==> flow/design.v <==
module alu_top (
    input             clk,
    input      [15:0] a,
    input      [15:0] b,
    input      [2:0]  opcode,
    input      [1:0]  mode,
    output reg [31:0] result,
    output reg        eq
);
    reg [15:0] a_q;
    reg [15:0] b_q;
    reg [2:0]  opcode_q;
    reg [1:0]  mode_q;
    wire [31:0] alu_out;
    wire        alu_eq;
    ALU u_alu (.a(a_q), .b(b_q), .opcode(opcode_q), .mode(mode_q),
               .outALU(alu_out), .eq(alu_eq));
    always @(posedge clk) begin
        a_q      <= a;
        b_q      <= b;
        opcode_q <= opcode;
        mode_q   <= mode;
        result   <= alu_out;
        eq       <= alu_eq;
    end
endmodule

`timescale 1ns / 1ps
module logic_unit(a,b,opcode,outlu,eq);
input [15:0] a;
input [15:0] b;
input [2:0] opcode;
output [31:0] outlu;
output eq;
reg [31:0] outlu;
reg eq;
always@(a,b,opcode)
begin
	case(opcode)
	3'b000: outlu = {16'h0000, (a & b)};
	3'b001: outlu = {16'h0000, (a | b)};
	3'b010: outlu = {16'h0000, (a ^ b)};
	3'b011: outlu = {16'h0000, (~ a)};	
	default outlu = 32'h00000000;
	endcase
end
always@(a,b)
begin
	if( a == b) begin
	eq = 1;
	end
	else begin
	eq = 0;
	end
end
endmodule
`timescale 1ns / 1ps
module arith(a,b,opcode,outau);
input [15:0] a;
input [15:0] b;
input [2:0] opcode;
output [31:0] outau;
reg [31:0] outau;
always@(a,b,opcode)
begin
	case(opcode)
	3'b000: outau = {16'h0000, a + b};
	3'b001: outau = a * b;
	3'b010: if (a > b) begin
		outau = a - b;
		end
		else begin
		outau = b - a;
		end
	3'b011: if (a > b) begin
		outau = (b == 16'h0000) ? 32'hFFFFFFFF : a / b;
		end
		else begin
		outau = (a == 16'h0000) ? 32'hFFFFFFFF : b / a;
		end
	3'b100: outau = a + 1;
	3'b101: outau = a - 1;
	default outau = 32'h00000000;
	endcase
end
endmodule
`timescale 1ns / 1ps
module crypto(a,opcode,outcu);
input [15:0] a;
input [2:0] opcode;
output reg [31:0] outcu;
integer i;
always@(a,opcode)
begin
	outcu = 32'h00000000;
	case(opcode)
    3'b000: outcu = (a>>1) ^ a;
    3'b001: begin
        for (i=0; i<16; i=i+1) begin
        outcu[i] = ^(a>>i);  
    end
    end
	default outcu = 32'h00000000;
	endcase
end   
endmodule
`timescale 1ns / 1ps
module ALU( a, b, opcode, mode, outALU, eq);
input [15:0] a;
input [15:0] b;
input [2:0] opcode;
input [1:0] mode;
output [31:0] outALU;
output  eq;
reg [31:0] outALU;
reg eq;
wire [31:0] outau;
wire [31:0] outlu;
wire [31:0] outcu;
wire teq;
arith a1 (.a(a), .b(b), .opcode(opcode), .outau(outau));
logic_unit l1 (.a(a), .b(b), .opcode(opcode), .outlu(outlu), .eq(teq));
crypto d1 (.a(a),.opcode(opcode), .outcu(outcu));
always@(*)
begin
	if(mode == 2'b00) begin
	outALU = outlu;
	end
	else if (mode == 2'b01) begin
	outALU = outau;
	end
	else if (mode == 2'b10) begin
	outALU = outcu;
	end
	else begin
	outALU = 32'h00000000;
	end
	eq = teq;
end
endmodule
### Step by step through the tools: alu_top

What the tools print for alu_top, step after step.
Lines are those of the file above, counted from 1.
Operators: Yosys type, input widths -> output width; for muxes data width and select width s.
Library cell names are shortened.
A cell with n/a has no value.

| inputs | value |
|---|---|
| design top | alu_top |
| clock input | clk |
| cell library | sky130hd |
| library corner | tt_025C_1v80 |

### Word level

Counts by Yosys on the flattened word-level netlist (proc, flatten, opt, wreduce; memories kept). Register bits leave out memories and registers merged into their read ports (data or address); mux counts leave out enables and synchronous resets folded into registers. Print and check cells are left out. Cells with the same type and inputs are merged into one.

| bit counts | value |
|---|---|
| word-level cells | 74 |
| output and inout bits | 33 |
| word width x clocked read ports | 0 |
| register bits | 70 |
| latch bits | 0 |
| bits in writable memories | 0 |
| input port bits | 38 |
| ROM bits | 0 |
| memories kept | 0 |

| operators by class | value |
|---|---|
| multiplexer cells | 26 |
| add/sub/neg operators | 5 |
| reduce/logical cells | 20 |
| shift operators | 0 |
| $lt $le $gt $ge | 1 |
| bitwise operators | 5 |
| div/mod/pow operators | 2 |
| eq/ne operators | 8 |
| $mul | 1 |

Operator list:

| cell | number |
|---|---|
| $div 16x16->32 | 2 |
| $mul 16x16->32 | 1 |
| $reduce_xor 16->1 | 16 |
| $pmux 32 s6 | 1 |
| $mux 32 | 6 |
| $pmux 16 s4 | 1 |
| $sub 16x16->17 | 2 |
| $logic_not 16->1 | 2 |
| $pmux 1 s2 | 16 |
| $add 16x1->17 const B | 1 |
| $sub 16x1->17 const B | 1 |
| $xor 15x16->16 | 1 |
| $add 16x16->16 | 1 |
| $gt 16x16->1 | 1 |
| $eq 16x16->1 | 1 |
| $and 16x16->16 | 1 |
| $or 16x16->16 | 1 |
| $xor 16x16->16 | 1 |
| $not 16->16 | 1 |
| $mux 16 | 1 |
| $eq 3x2->1 const B | 2 |
| $eq 3x3->1 const B | 2 |
| $eq 3x1->1 const B | 1 |
| $logic_not 3->1 | 1 |
| $eq 2x1->1 const B | 1 |
| $eq 2x2->1 const B | 1 |
| $logic_not 2->1 | 1 |
| $mux 1 | 1 |

### Longest topological paths

Depth = most cells in a row (Yosys ltp): at word level without a register or memory, in the mapped netlist without a sequential cell, where the memories' decode and read muxes count.

| logic depth | value |
|---|---|
| word-level depth | 6 |
| ABC_AREA | 1 |
| gate-level depth with buffers | 691 |
| gate-level depth less buffers | 638 |

### Mapped cells and area

The flow's flattened synthesis, as Yosys stat reports it; memories are mapped. The netlist is that of the ABC_AREA named above (0 if unset); the other value can give another one.
Totals and module areas in this step are rounded.

| mapped netlist | value |
|---|---|
| flip-flops | 70 |
| buffer cells | 166 |
| sequential part of the area | 0.0014 mm2 |
| mapped area | 0.0387 mm2 |
| cell count | 5895 |

Cells by type:

| cell type | number | total area (um2) |
|---|---|---|
| ha_1 | 592 | 7.41E+03 |
| nand2_1 | 1342 | 5.04E+03 |
| fa_1 | 197 | 3.94E+03 |
| inv_1 | 959 | 3.6E+03 |
| o21ai_0 | 382 | 1.91E+03 |
| a21oi_1 | 370 | 1.85E+03 |
| xor2_1 | 193 | 1.69E+03 |
| dfxtp_1 | 70 | 1.4E+03 |
| nor2_1 | 341 | 1.28E+03 |
| nand3_1 | 241 | 1.21E+03 |
| xnor2_1 | 132 | 1.16E+03 |
| nand2_2 | 106 | 663.136 |
| nand2_4 | 55 | 619.344 |
| nand3_2 | 57 | 570.547 |
| a21o_1 | 53 | 397.882 |
| nor2_4 | 35 | 394.128 |
| nand4_1 | 58 | 362.848 |
| clkbuf_1 | 89 | 334.07 |

Not listed: further types 76, cells in them 623.

### Path before layout

OpenSTA on the mapped netlist: ideal clock, no wires. The path of least setup slack (recovery checks aside). Input and output delay are each 20% of the period. Register names are those of the netlist, which keeps one name where synthesis merged equal registers.

| timing path after synthesis | value |
|---|---|
| path type | register to register |
| start point | register a_q[1] |
| end point | register result[0] |
| launch time at the first pin | 0 ps |
| delay of the path | 89625 ps |
| buffers on the path | 52 |
| setup time | 121 ps |
| data arrival time | 89504 ps |
| path slack | 375 ps |
| stages on the path | 670 |
| required time | 89879 ps |
| period | 90000 ps |
| synthesis period reached | 89625 ps |

"delay of the path" is the arrival time less input delay plus setup time.
"stages on the path": output pins that drive a net of the path, with the launching flip-flop's if there is one; two outputs of one cell count as two.
"synthesis period reached" is the clock period less the worst setup slack; recovery checks do not enter. This is arithmetic on one report: input and output delays are still those of the set period (20% each).
The rows between start and end are the longest chain of elaborated cells between them; the timing report does not say that the signal goes this way. Where chains are equally long, one stands for them.
Each line given opens the expression or statement behind the cell; cells for indexed reads and writes are added by Yosys, which also makes memories of some case tables.

| between the ends, after synthesis | value |
|---|---|
| cells stage by stage | dfxtp_1 > clkdlybuf4s50_2 > inv_1 > ha_1 > nor2_1 > nand3_1 > nor2_1 > nor2_1 > nand2_1 > nand2_1 > nand2_2 > nand2_4 > o21ai_2 > nand2_4 > nor2_8 > inv_2 > nor2_4 > nand2_2 > [... 634 more ...] > buf_6 > nand2_1 > o21ai_1 > ha_1 > a21oi_1 > nor2_1 > a211oi_1 > nor2_1 > a21oi_1 > nand2_1 > a211oi_1 > nand3_2 > nor2_1 > nand3_1 > nand2_1 > nand2_1 > nand2_1 > nand3_2 |
| cells in the longest elaborated chain | 6 |
| elaborated cells between the ends (all ways) | 15 |
| those cells by class | div: 2; compare: 1; mux: 9; logic: 1; reduce/logical: 2 |

RTL lines, path after synthesis:

| item | line | RTL |
|---|---|---|
| start, declared | 10 | `reg [15:0] a_q;` |
| start, assigned | 19 | `a_q      <= a;` |
| $div 16x16->32 | 79 | `outau = (a == 16'h0000) ? 32'hFFFFFFFF : b / a;` |
| $mux 32 | 79 |  |
| $mux 32 | 75 | `3'b011: if (a > b) begin` |
| $pmux 32 s6 | 66 | `case(opcode)` |
| $mux 32 | 129 | `else if (mode == 2'b01) begin` |
| $mux 32 | 126 | `if(mode == 2'b00) begin` |
| end, assigned | 23 | `result   <= alu_out;` |
| end, declared | 7 | `output reg [31:0] result,` |

### Timing after layout

Path of least setup slack in the final report of flow run A (OpenROAD, finished layout, wires in). Where an end is a register, its clock arrival counts in the times.
The report prints the path's times to 10 ps; the period is as set.

| timing path post-layout | value |
|---|---|
| path type | register to register |
| start point | register a_q[14] |
| end point | register result[0] |
| data arrival time | 76670 ps |
| launch time at the first pin | 370 ps |
| path slack | -26120 ps |
| setup time | 120 ps |
| required time | 50550 ps |
| stages on the path | 614 |
| buffers on the path | 125 |
| period | 50300 ps |

The rows between start and end are the longest chain of elaborated cells between them; the timing report does not say that the signal goes this way. Where chains are equally long, one stands for them.

| between the ends, post-layout | value |
|---|---|
| cells stage by stage | dfxtp_1 > inv_1 > ha_4 > inv_2 > a21o_1 > nand2_1 > nand2_1 > a21oi_4 > nand2_8 > buf_12 > nand2_8 > nand2_2 > nand2_4 > nand2_1 > nor2_2 > nand2_2 > nor2_4 > nand3_2 > [... 578 more ...] > buf_6 > o21ai_1 > inv_1 > ha_1 > a21oi_1 > nor2_1 > a211oi_1 > nor2_1 > a21oi_1 > nand2_1 > a211oi_4 > nand3_2 > nor2_2 > nand3_1 > nand2_1 > nand2_1 > nand2_1 > nand3_2 |
| cells in the longest elaborated chain | 6 |
| elaborated cells between the ends (all ways) | 14 |
| those cells by class | div: 2; compare: 1; mux: 9; reduce/logical: 2 |

RTL lines, path post-layout:

| item | line | RTL |
|---|---|---|
| start, declared | 10 | `reg [15:0] a_q;` |
| start, assigned | 19 | `a_q      <= a;` |
| $div 16x16->32 | 79 | `outau = (a == 16'h0000) ? 32'hFFFFFFFF : b / a;` |
| $mux 32 | 79 |  |
| $mux 32 | 75 | `3'b011: if (a > b) begin` |
| $pmux 32 s6 | 66 | `case(opcode)` |
| $mux 32 | 129 | `else if (mode == 2'b01) begin` |
| $mux 32 | 126 | `if(mode == 2'b00) begin` |
| end, assigned | 23 | `result   <= alu_out;` |
| end, declared | 7 | `output reg [31:0] result,` |

Ticket comment

3 stored runs of alu_top in the flow (synthesis by Yosys, layout by OpenROAD, sky130hd cells), in arbitrary order. Constraints: input delay and output delay 20% of the set period each, output load 0.01 pF.
By "allowed time less slack (worst setup path)" is meant the share of the clock period that the worst setup path is allowed (20% is reserved at inputs, 20% at outputs), minus its slack. Clock arrival times at its registers enter into it.
"allowed time less slack (worst setup path)" is known to 10 ps.
The results are shown rounded.

#### Flow run A

| setting | value |
|---|---|
| ABC_AREA | `1` |
| CAP_MARGIN | `15` |
| CORE_MARGIN | `4` |
| CORE_UTILIZATION | `50` |
| CTS_CLUSTER_DIAMETER | `44` |
| SETUP_SLACK_MARGIN | `0.66` |
| TNS_END_PERCENT | `85` |
| period_ns | `50.3` |
| SLEW_MARGIN | `20` |

| result | value |
|---|---|
| cell area after synthesis | 0.0387 mm2 |
| worst slack on setup checks | -26100 ps |
| allowed time less slack (worst setup path) | 76420 ps |
| worst path kind | register to register |
| total negative slack | -151000 ps |
| std-cell area (final layout) | 0.0626 mm2 |
| utilization after layout | 82.1% |
| die footprint | 0.0819 mm2 |

#### Flow run B

| setting | value |
|---|---|
| CELL_PAD_IN_SITES_DETAIL_PLACEMENT | `2` |
| GPL_TIMING_DRIVEN | `0` |
| HOLD_SLACK_MARGIN | `0.23` |
| MAX_ROUTING_LAYER | `met4` |
| SETUP_SLACK_MARGIN | `5.0` |
| TNS_END_PERCENT | `45` |
| period_ns | `90.0` |
| CAP_MARGIN | `20` |
| CORE_MARGIN | `2` |
| CORE_UTILIZATION | `40` |
| SLEW_MARGIN | `20` |

Did not finish, clock tree synthesis stopped with DPL-0033.

#### Flow run C

| setting | value |
|---|---|
| CORE_UTILIZATION | `26` |
| period_ns | `87.1` |
| CAP_MARGIN | `20` |
| CORE_MARGIN | `2` |
| SLEW_MARGIN | `20` |

| result | value |
|---|---|
| cell area after synthesis | 0.0366 mm2 |
| worst slack on setup checks | 2500 ps |
| allowed time less slack (worst setup path) | 84600 ps |
| worst path kind | register to register |
| total negative slack | 0 ps |
| std-cell area (final layout) | 0.0458 mm2 |
| utilization after layout | 32.8% |
| die footprint | 0.144 mm2 |
